==> flow/design.v <==
module DOUBLY_PIPELINE(clk,xi,yi,r,ang,xf,yf);
input signed[15:0] xi,yi;
input clk;
output reg signed [15:0] r,ang;
output reg signed [15:0] xf,yf;
 wire signed [15:0] ri,angi;
 wire  signed [15:0] xfi,yfi;
wire  signed [15:0] g1,g2,g3,g4,g5,g6,g7,g8;
ROTATING x1(clk,xi,yi,g1,g2,g3,g4,g5,g6,g7,g8,xfi,yfi);     
VECTORING x2(clk,xi,yi,g1,g2,g3,g4,g5,g6,g7,g8,ri,angi);  
always @(*)
begin 
xf<=xfi;
yf<=yfi;  
r<=ri;
ang<=angi;
end
endmodule
module ROTATING(clk,xi,yi,a1,a2,a3,a4,a5,a6,a7,a8,xf,yf);
input signed[15:0] xi,yi;
input   signed [15:0] a1,a2,a3,a4,a5,a6,a7,a8;
input clk;
output reg  signed [15:0] xf,yf;
reg  signed [15:0] x1,x2,x3,x4,x5,x6,x7,x8;
reg  signed [15:0] y1,y2,y3,y4,y5,y6,y7,y8;
wire signed [15:0] angle45,angle26,angle14,angle7,angle3_5,angle1_79,angle0_89,angle0_44;
reg  signed [15:0] angle_i [8:0];  
wire signed [15:0] s = 16'd607;
assign angle45 = 16'd4500;
assign angle26 = 16'd2657;
assign angle14 = 16'd1404;
assign angle7 = 16'd713;
assign angle3_5 = 16'd358;
assign angle1_79 = 16'd179;
assign angle0_89 = 16'd89;
assign angle0_44 = 16'd44;
always @(posedge clk)
begin  
    angle_i[0] <= angle45 ;
	    x1<= xi + yi;   
		y1<= yi - xi;
	   if (angle_i[0] > a2)
		begin 
		x2<= x1 - (y1>>>1);  
		y2<= y1 + (x1>>>1); 
		angle_i[1] <= angle_i[0] - angle26 ; 
		end 
	   else
		begin 
		x2<= x1+(y1>>>1); 
		y2<= y1-(x1>>>1);
	    angle_i[1] <= angle_i[0] + angle26 ;  
	   end
	 if (angle_i[1] > a3)
	    begin 
		 angle_i[2] <= angle_i[1] - angle14 ;  
		  x3<= x2 - (y2>>>2); 
		  y3<= y2 +(x2>>>2);
		end 
		else 
		begin 
	      angle_i[2] <= angle_i[1] + angle14 ;  
		  x3<= x2+(y2>>>2); 
		  y3<= y2-(x2>>>2);
		end 
	if (angle_i[2] > a4)
	    begin 
		  angle_i[3] <= angle_i[2] - angle7 ;  
		  x4<= x3 - (y3>>>3); 
		  y4<= y3 +(x3>>>3);
		 end 
		else 
		begin 
	     angle_i[3] <= angle_i[2] + angle7 ;  
		  x4<= x3+(y3>>>3); 
		  y4<= y3-(x3>>>3);
		end 
		if (angle_i[3] > a5)
	    begin 
			angle_i[4] <= angle_i[3] - angle3_5 ;  
			x5<= x4 - (y4>>>4); 
			y5<= y4 + (x4>>>4);
		 end 
		else 
		begin
			angle_i[4] <= angle_i[3] + angle3_5 ;  
			x5<= x4+(y4>>>4); 
			y5<= y4-(x4>>>4);
		end 
	   if (angle_i[4] > a6)
	    begin 
			angle_i[5] <= angle_i[4] - angle1_79 ;  
			x6<= x5 - (y5>>>5); 
			y6<= y5 +(x5>>>5);
		end
		else 
		begin 
	       angle_i[5] <= angle_i[4] + angle1_79 ;  
		   x6<= x5+(y5>>>5); 
		   y6<= y5-(x5>>>5);
		end 
		if (angle_i[5] > a7)
	    begin 
			angle_i[6] <= angle_i[5] - angle0_89 ;  
			x7<= x6 - (y6>>>6); 
			y7<= y6 +(x6>>>6);
		end
		else 
		begin 
			angle_i[6] <= angle_i[5] + angle0_89;  
			x7<= x6+(y6>>>6); 
			y7<= y6-(x6>>>6);
		end 
		if (angle_i[6] > a8)
	     begin 
			angle_i[7] <= angle_i[6] - angle0_44 ;  
			x8<= x7 - (y7>>>7); 
			y8<= y7 +(x7>>>7);
		 end 
		 else 
         begin 	     
			angle_i[7] <= angle_i[6] + angle0_44 ;  
			x8<= x7+(y7>>>7); 
			y8<= y7-(x7>>>7);
		 end  
      xf <=  (s*x8)/1000 ;
      yf <=  (s*y8)/1000 ;	  
end 
endmodule
module VECTORING(clk,a0,b0,ang1,ang2,ang3,ang4,ang5,ang6,ang7,ang8,r,ang);
input signed[15:0]a0,b0;
input clk;
  output reg signed [15:0]r,ang;  
  output reg signed[15:0] ang1,ang2,ang3,ang4,ang5,ang6,ang7,ang8;  
  reg signed [15:0] a1,a2,a3,a4,a5,a6,a7,a8;
  reg signed [15:0] b1,b2,b3,b4,b5,b6,b7,b8;
  reg signed[15:0] angle_x1,angle_x2,angle_x3,angle_x4,angle_x5,angle_x6,angle_x7,angle_x8;
wire signed [15:0] v = 16'd0607;
wire [15:0] angle_c0 = 16'd4500;
wire [15:0] angle_c1 = 16'd2657;
wire [15:0] angle_c2 = 16'd1404;
wire [15:0] angle_c3 = 16'd713;
wire [15:0] angle_c4 = 16'd358;
wire [15:0] angle_c5 = 16'd179;
wire [15:0] angle_c6 = 16'd089;
wire [15:0] angle_c7 = 16'd044; 
  always @ (posedge clk)
   begin
      a1<=a0+b0;
      b1<=b0-a0;
      angle_x1 <= angle_c0;
	  ang1 <= angle_x1;
    if(b1 < 0)  
   begin
      a2<= a1 - (b1>>>1);
      b2<= b1 + (a1>>>1);
     angle_x2<=angle_x1-angle_c1;
	   ang2<= angle_x2;
     end
    else
   begin
      a2<=a1+(b1>>>1);
      b2<=b1-(a1>>>1);
      angle_x2<=angle_x1+angle_c1;
	  ang2<= angle_x2;
    end
     if(b2<0)
	begin
     a3<=a2-(b2>>>2);
     b3<=b2+(a2>>>2);
     angle_x3<=angle_x2-angle_c2;
	  ang3<= angle_x3;
     end
  	else
  	begin
      a3<=a2+(b2>>>2);
      b3<=b2-(a2>>>2);
      angle_x3<=angle_x2+angle_c2;
	  ang3<= angle_x3;
	end
     if(b3<0)
	begin
     a4<=a3-(b3>>>3);
     b4<=b3+(a3>>>3);
     angle_x4<=angle_x3-angle_c3;
	 ang4<=angle_x4;
     end
  	else
  	begin
      a4<=a3+(b3>>>3);
      b4<=b3-(a3>>>3);
     angle_x4<=angle_x3+angle_c3;
	 ang4<=angle_x4;
	end
     if(b4<0)
	begin
     a5<=a4-(b4>>>4);
     b5<=b4+(a4>>>4);
      angle_x5<=angle_x4-angle_c4;
	   ang5<=angle_x5;
     end
  	else
  	begin
      a5<=a4+(b4>>>4);
      b5<=b4-(a4>>>4);
      angle_x5<=angle_x4+angle_c4;
	   ang5<=angle_x5;
	end
     if(b5<0)
	begin
     a6<=a5-(b5>>>5);
     b6<=b5+(a5>>>5);
    angle_x6<=angle_x5-angle_c5;
	 ang6<=angle_x6;
     end
  	else
  	begin
      a6<=a5+(b5>>>5);
      b6<=b5-(a5>>>5);
      angle_x6<=angle_x5+angle_c5;
	  ang6<=angle_x6;
	end
     if(b6<0)
	begin
     a7<=a6-(b6>>>6);
     b7<=b6+(a6>>>6);
     angle_x7<=angle_x6-angle_c6;
	 ang7<=angle_x7;
     end
  	else
  	begin
     a7<=a6+(b6>>>6);
     b7<=b6-(a6>>>6);
      angle_x7<=angle_x6+angle_c6;
	  ang7<=angle_x7;
 	 end
     if(b7<0)
	begin
      a8<=a7-(b7>>>7);
      b8<=b7+(a7>>>7);
      angle_x8<=angle_x7-angle_c7;
	  ang8<=angle_x8;
     end
  	else
      begin
      a8<=a7+(b7>>>7);
      b8<=b7-(a7>>>7);
       angle_x8<=angle_x7-angle_c7;
	   ang8<=angle_x8;
     end
r<=v*a8/1000;
ang<=angle_x8;
end
endmodule
Reports on DOUBLY_PIPELINE
What the tools print for DOUBLY_PIPELINE, step after step.
Lines are those of the file above, counted from 1.
The mark - stands for no value.
Set-up
  top module: DOUBLY_PIPELINE
  clock input: clk
  standard-cell library: sky130hd
  library corner: tt_025C_1v80

Elaborated design
Source: Yosys, flattened and elaborated. Widths are those after wreduce; folded enables and synchronous resets count as part of the registers. Registers that Yosys merges into a memory's read port (data or address) are not register bits. Print and check cells do not count. Equal cells are merged and count once.
Bit counts
  flip-flop bits (word level): 823
  bits of input ports: 33
  output and inout port bits: 64
  cells after elaboration: 184
Cells by class
  $add $sub $neg: 73
  $mul: 3
  divide/modulo/power cells: 3
  order comparisons: 14
  muxes and demuxes: 39
Operators by type and width (number)
  divider 32 x 11 -> 32 bit (second input constant): 3
  multiplier 11 x 16 -> 27 bit (first input constant): 3
  two-way mux 16 bit: 37
  < comparator 16 x 1 -> 1 bit (second input constant): 7
  > comparator 16 bit: 5
  adder 16 x 10 -> 16 bit: 4
  subtractor 16 x 10 -> 16 bit: 4
  adder 16 x 11 -> 16 bit: 4
  subtractor 16 x 11 -> 16 bit: 4
  adder 16 x 12 -> 16 bit: 4
  subtractor 16 x 12 -> 16 bit: 4
  adder 16 x 13 -> 16 bit: 4
  subtractor 16 x 13 -> 16 bit: 4
  adder 16 x 14 -> 16 bit: 4
  subtractor 16 x 14 -> 16 bit: 4
  adder 16 x 9 -> 16 bit: 3
  subtractor 16 x 9 -> 16 bit: 3
  adder 16 x 10 -> 16 bit (second input constant): 2
  subtractor 16 x 10 -> 16 bit (second input constant): 2
  adder 16 x 15 -> 16 bit: 2
  subtractor 16 x 15 -> 16 bit: 2
  adder 16 x 8 -> 16 bit (second input constant): 2
  subtractor 16 x 8 -> 16 bit (second input constant): 2
  adder 16 x 9 -> 16 bit (second input constant): 2
  subtractor 16 x 9 -> 16 bit (second input constant): 2
  adder 13 x 11 -> 14 bit (second input constant): 2
  subtractor 13 x 11 -> 14 bit (second input constant): 2
  two-way mux 13 bit: 2
Not listed: further kinds 9, cells in them 9.

Logic depth
Yosys ltp: most cells in a row. Word level: on the elaborated netlist, between registers, memories and ports. Mapped: between sequential cells and ports; inverters and the memories' decode and read muxes count.
Depth
  depth after elaboration: 2
  ABC_AREA: 0
  mapped depth: 75
  mapped depth without buffers: 65

After synthesis
Source: synth_stat.txt of the flow (Yosys; design flattened, memories mapped). It holds for the ABC_AREA given above (unset counts as 0); a run with the other value may have another netlist.
Mapped netlist
  cells in the netlist: 8922
  chip area (Yosys): 74188.7 um^2
  sequential area: 15014.4 um^2
  flip-flop cells: 750
  buffers: 226
Cell types
  sky130_fd_sc_hd__dfxtp_1: number 750, area in all 15014.4 um^2
  sky130_fd_sc_hd__ha_1: number 909, area in all 1.14E+04 um^2
  sky130_fd_sc_hd__xnor2_1: number 665, area in all 5.82E+03 um^2
  sky130_fd_sc_hd__fa_1: number 256, area in all 5.12E+03 um^2
  sky130_fd_sc_hd__inv_1: number 1018, area in all 3.82E+03 um^2
  sky130_fd_sc_hd__a21oi_1: number 737, area in all 3.69E+03 um^2
  sky130_fd_sc_hd__xor2_1: number 379, area in all 3.32E+03 um^2
  sky130_fd_sc_hd__nor2_1: number 634, area in all 2.38E+03 um^2
  sky130_fd_sc_hd__o21ai_0: number 405, area in all 2.03E+03 um^2
  sky130_fd_sc_hd__nand2_1: number 425, area in all 1595.28 um^2
  sky130_fd_sc_hd__a21o_1: number 197, area in all 1.48E+03 um^2
  sky130_fd_sc_hd__o21bai_1: number 190, area in all 1.43E+03 um^2
  sky130_fd_sc_hd__mux2i_1: number 115, area in all 1.15E+03 um^2
  sky130_fd_sc_hd__nor3_1: number 227, area in all 1136.09 um^2
  sky130_fd_sc_hd__nand3_1: number 171, area in all 855.821 um^2
  sky130_fd_sc_hd__a211oi_1: number 84, area in all 630.605 um^2
  sky130_fd_sc_hd__clkbuf_1: number 164, area in all 615.59 um^2
  sky130_fd_sc_hd__o211ai_1: number 79, area in all 593.069 um^2
Not listed: further types 128, cells in them 1517.
By module: a second synthesis without flattening, with its own total; a netlist apart from the flattened one above.
Second synthesis, totals
  cells (unflattened synthesis): 9321
  area total of the unflattened synthesis: 77784.6 um^2
Each row is one instance without its submodules.
By module
  ROTATING: instances 1, cells 5512, area 44935.6 um^2, seq. area 7226.9 um^2
  VECTORING: instances 1, cells 3809, area 32849.0 um^2, seq. area 8468.1 um^2
  DOUBLY_PIPELINE: instances 1, cells 0, area 0.0 um^2, seq. area 0.0 um^2

Worst setup path after synthesis
Path of least setup slack by OpenSTA after synthesis, without wires, with an ideal clock, recovery checks aside; 20% of the period is set as input and as output delay. Where synthesis merged equal registers, the netlist keeps one of their names.
Path after synthesis
  kind: register to register
  start: register x2.a8[15]
  end: register x2.r[14]
  clock period: 25.0 ns
  library setup time: 0.072 ns
  launch time at the first pin: 0.000 ns
  arrival: 17.299 ns
  required time: 24.928 ns
  slack: 7.629 ns
  path delay: 17.371 ns
  driving pins on the path: 67
  path buffers: 8
  period reached after synthesis: 17.371 ns
"path delay" is the arrival time less input delay plus setup time.
"driving pins on the path" counts driving pins, that of a launching flip-flop among them; a cell with two outputs on the path counts twice.
"period reached after synthesis" is the clock period less the worst setup slack; recovery checks do not enter. This is arithmetic on one report: input and output delays are still those of the set period (20% each).
Between the ends stands the longest chain of elaborated cells between them, by number of cells; it is not shown to be the way that was timed. Of several equally long chains one is given.
A line is the first line of the expression or statement that the cell stems from. Yosys adds cells for indexed reads and writes and turns some case tables into memories.
Between the ends, after synthesis
  path through: sky130_fd_sc_hd__dfxtp_1 -> sky130_fd_sc_hd__fa_1 -> sky130_fd_sc_hd__ha_1 -> sky130_fd_sc_hd__fa_1 -> sky130_fd_sc_hd__fa_1 -> sky130_fd_sc_hd__inv_1 -> sky130_fd_sc_hd__fa_1 -> sky130_fd_sc_hd__inv_1 -> sky130_fd_sc_hd__ha_1 -> sky130_fd_sc_hd__buf_2 -> sky130_fd_sc_hd__a21oi_1 -> sky130_fd_sc_hd__o21ai_0 -> sky130_fd_sc_hd__nor2_1 -> sky130_fd_sc_hd__a31oi_2 -> sky130_fd_sc_hd__a221o_2 -> sky130_fd_sc_hd__xnor2_1 -> sky130_fd_sc_hd__or3_1 -> sky130_fd_sc_hd__or3_1 -> [... 31 more ...] -> sky130_fd_sc_hd__mux2i_1 -> sky130_fd_sc_hd__o22a_1 -> sky130_fd_sc_hd__nor3_2 -> sky130_fd_sc_hd__o41ai_4 -> sky130_fd_sc_hd__a41oi_2 -> sky130_fd_sc_hd__a41oi_1 -> sky130_fd_sc_hd__a32oi_1 -> sky130_fd_sc_hd__buf_4 -> sky130_fd_sc_hd__a2111oi_1 -> sky130_fd_sc_hd__a211o_1 -> sky130_fd_sc_hd__and4_1 -> sky130_fd_sc_hd__clkbuf_1 -> sky130_fd_sc_hd__nor2_1 -> sky130_fd_sc_hd__a31oi_1 -> sky130_fd_sc_hd__ha_1 -> sky130_fd_sc_hd__nand2_1 -> sky130_fd_sc_hd__o21ai_0 -> sky130_fd_sc_hd__xnor2_1
  length of the longest elaborated chain: 2
  elaborated cells between the ends (all ways): 2
  source lines of those cells: 1
  classes of those cells: mul: 1; div: 1
RTL lines, path after synthesis
  start: declaration: line 135  | reg signed [15:0] a1,a2,a3,a4,a5,a6,a7,a8;
  start: assignment: line 239  | a8<=a7-(b7>>>7);
  start: assignment: line 246  | a8<=a7+(b7>>>7);
  multiplier 11 x 16 -> 27 bit: line 251  | r<=v*a8/1000;
  divider 32 x 11 -> 32 bit: line 251
  end: assignment: line 251
  end: declaration: line 133  | output reg signed [15:0]r,ang;

Worst path after layout
From the final timing report of stored run 1: the path of least setup slack in the routed layout; clock arrival at registers is part of the times.
Path post-layout
  kind: register to register
  start: register x1.y8[8]
  end: register x1.yf[12]
  clock period: 25.0 ns
  library setup time: 0.13 ns
  launch time at the first pin: 0.73 ns
  arrival: 23.37 ns
  required time: 25.59 ns
  slack: 2.22 ns
  driving pins on the path: 62
  path buffers: 1
Between the ends stands the longest chain of elaborated cells between them, by number of cells; it is not shown to be the way that was timed. Of several equally long chains one is given.
Between the ends, post-layout
  path through: sky130_fd_sc_hd__dfxtp_1 -> sky130_fd_sc_hd__fa_1 -> sky130_fd_sc_hd__ha_1 -> sky130_fd_sc_hd__inv_1 -> sky130_fd_sc_hd__fa_1 -> sky130_fd_sc_hd__inv_1 -> sky130_fd_sc_hd__fa_1 -> sky130_fd_sc_hd__inv_1 -> sky130_fd_sc_hd__fa_1 -> sky130_fd_sc_hd__inv_1 -> sky130_fd_sc_hd__ha_1 -> sky130_fd_sc_hd__a21oi_2 -> sky130_fd_sc_hd__o211ai_1 -> sky130_fd_sc_hd__a21oi_1 -> sky130_fd_sc_hd__xor2_1 -> sky130_fd_sc_hd__o2111ai_1 -> sky130_fd_sc_hd__nor3_2 -> sky130_fd_sc_hd__a21boi_0 -> [... 26 more ...] -> sky130_fd_sc_hd__or3_1 -> sky130_fd_sc_hd__a31oi_2 -> sky130_fd_sc_hd__nor2_1 -> sky130_fd_sc_hd__mux2i_1 -> sky130_fd_sc_hd__o211ai_4 -> sky130_fd_sc_hd__mux2i_1 -> sky130_fd_sc_hd__mux2i_2 -> sky130_fd_sc_hd__nand4_1 -> sky130_fd_sc_hd__and2_1 -> sky130_fd_sc_hd__a211oi_1 -> sky130_fd_sc_hd__a211oi_1 -> sky130_fd_sc_hd__a2111oi_4 -> sky130_fd_sc_hd__a21oi_1 -> sky130_fd_sc_hd__mux2_2 -> sky130_fd_sc_hd__ha_1 -> sky130_fd_sc_hd__a41oi_1 -> sky130_fd_sc_hd__nor2_1 -> sky130_fd_sc_hd__xnor2_1
  length of the longest elaborated chain: 2
  elaborated cells between the ends (all ways): 2
  source lines of those cells: 1
  classes of those cells: mul: 1; div: 1
RTL lines, path post-layout
  start: declaration: line 25  | reg  signed [15:0] y1,y2,y3,y4,y5,y6,y7,y8;
  start: assignment: line 118  | y8<= y7 +(x7>>>7);
  start: assignment: line 124  | y8<= y7-(x7>>>7);
  multiplier 11 x 16 -> 27 bit: line 127  | yf <= (s*y8)/1000 ;
  divider 32 x 11 -> 32 bit: line 127
  end: assignment: line 127
  end: declaration: line 23  | output reg  signed [15:0] xf,yf;

# Flow runs of DOUBLY_PIPELINE

Below are 2 stored runs of the flow (Yosys, OpenROAD; platform sky130hd) on DOUBLY_PIPELINE, each with its settings and what was measured, unordered. Constraints: input delay and output delay 20% of the set period each, output load 0.01 pF.

Stored run 1
==> flow/run.sh <==
#!/bin/bash
# the make line also repeats the synthesis and layout settings of config.mk as NAME=value (left out here)
make -C /OpenROAD-flow-scripts/flow DESIGN_CONFIG=/design/flow/config.mk WORK_HOME=/design/flow/orfs CLKGATE_MAP_FILE= finish
==> flow/config.mk <==
export PLATFORM = sky130hd
export DESIGN_NAME = DOUBLY_PIPELINE
export DESIGN_NICKNAME = DOUBLY_PIPELINE
export VERILOG_FILES = /design/flow/design.v
export SDC_FILE = /design/flow/constraint.sdc
export NUM_CORES = 4
export LEC_CHECK = 0
export CAP_MARGIN = 20
export CELL_PAD_IN_SITES_DETAIL_PLACEMENT = 1
export CORE_ASPECT_RATIO = 1.59
export CORE_MARGIN = 2
export CORE_UTILIZATION = 40
export SLEW_MARGIN = 20
==> flow/constraint.sdc <==
create_clock -name core_clock -period 25.0 [get_ports {clk}]
set_input_delay 5.0000 -clock core_clock [delete_from_list [all_inputs] [get_ports {clk}]]
set_output_delay 5.0000 -clock core_clock [all_outputs]
set_load 0.01 [all_outputs]

==> results of stored run 1 <==
chip area after synthesis (Yosys): 74188.7 um^2
die area: 189026.0 um^2
standard-cell area of the final layout: 80407.1 um^2
worst setup slack after layout: 2.221 ns
total negative slack: 0.000 ns
worst hold slack: 0.308 ns

Stored run 2
==> flow/run.sh <==
#!/bin/bash
# the make line also repeats the synthesis and layout settings of config.mk as NAME=value (left out here)
make -C /OpenROAD-flow-scripts/flow DESIGN_CONFIG=/design/flow/config.mk WORK_HOME=/design/flow/orfs CLKGATE_MAP_FILE= finish
==> flow/config.mk <==
export PLATFORM = sky130hd
export DESIGN_NAME = DOUBLY_PIPELINE
export DESIGN_NICKNAME = DOUBLY_PIPELINE
export VERILOG_FILES = /design/flow/design.v
export SDC_FILE = /design/flow/constraint.sdc
export NUM_CORES = 4
export LEC_CHECK = 0
export ABC_AREA = 0
export CAP_MARGIN = 10
export CELL_PAD_IN_SITES_DETAIL_PLACEMENT = 1
export CELL_PAD_IN_SITES_GLOBAL_PLACEMENT = 3
export CORE_ASPECT_RATIO = 1.76
export CORE_MARGIN = 2
export CORE_UTILIZATION = 71
export CTS_CLUSTER_DIAMETER = 342
export CTS_CLUSTER_SIZE = 47
export GPL_ROUTABILITY_DRIVEN = 1
export GPL_TIMING_DRIVEN = 0
export MAX_ROUTING_LAYER = met4
export PLACE_DENSITY = 0.77
export SETUP_SLACK_MARGIN = -2.0
export SLEW_MARGIN = 20
export TNS_END_PERCENT = 25
==> flow/constraint.sdc <==
create_clock -name core_clock -period 31.4 [get_ports {clk}]
set_input_delay 6.2800 -clock core_clock [delete_from_list [all_inputs] [get_ports {clk}]]
set_output_delay 6.2800 -clock core_clock [all_outputs]
set_load 0.01 [all_outputs]

==> results of stored run 2 <==
did not finish, placement stopped with GPL-0301
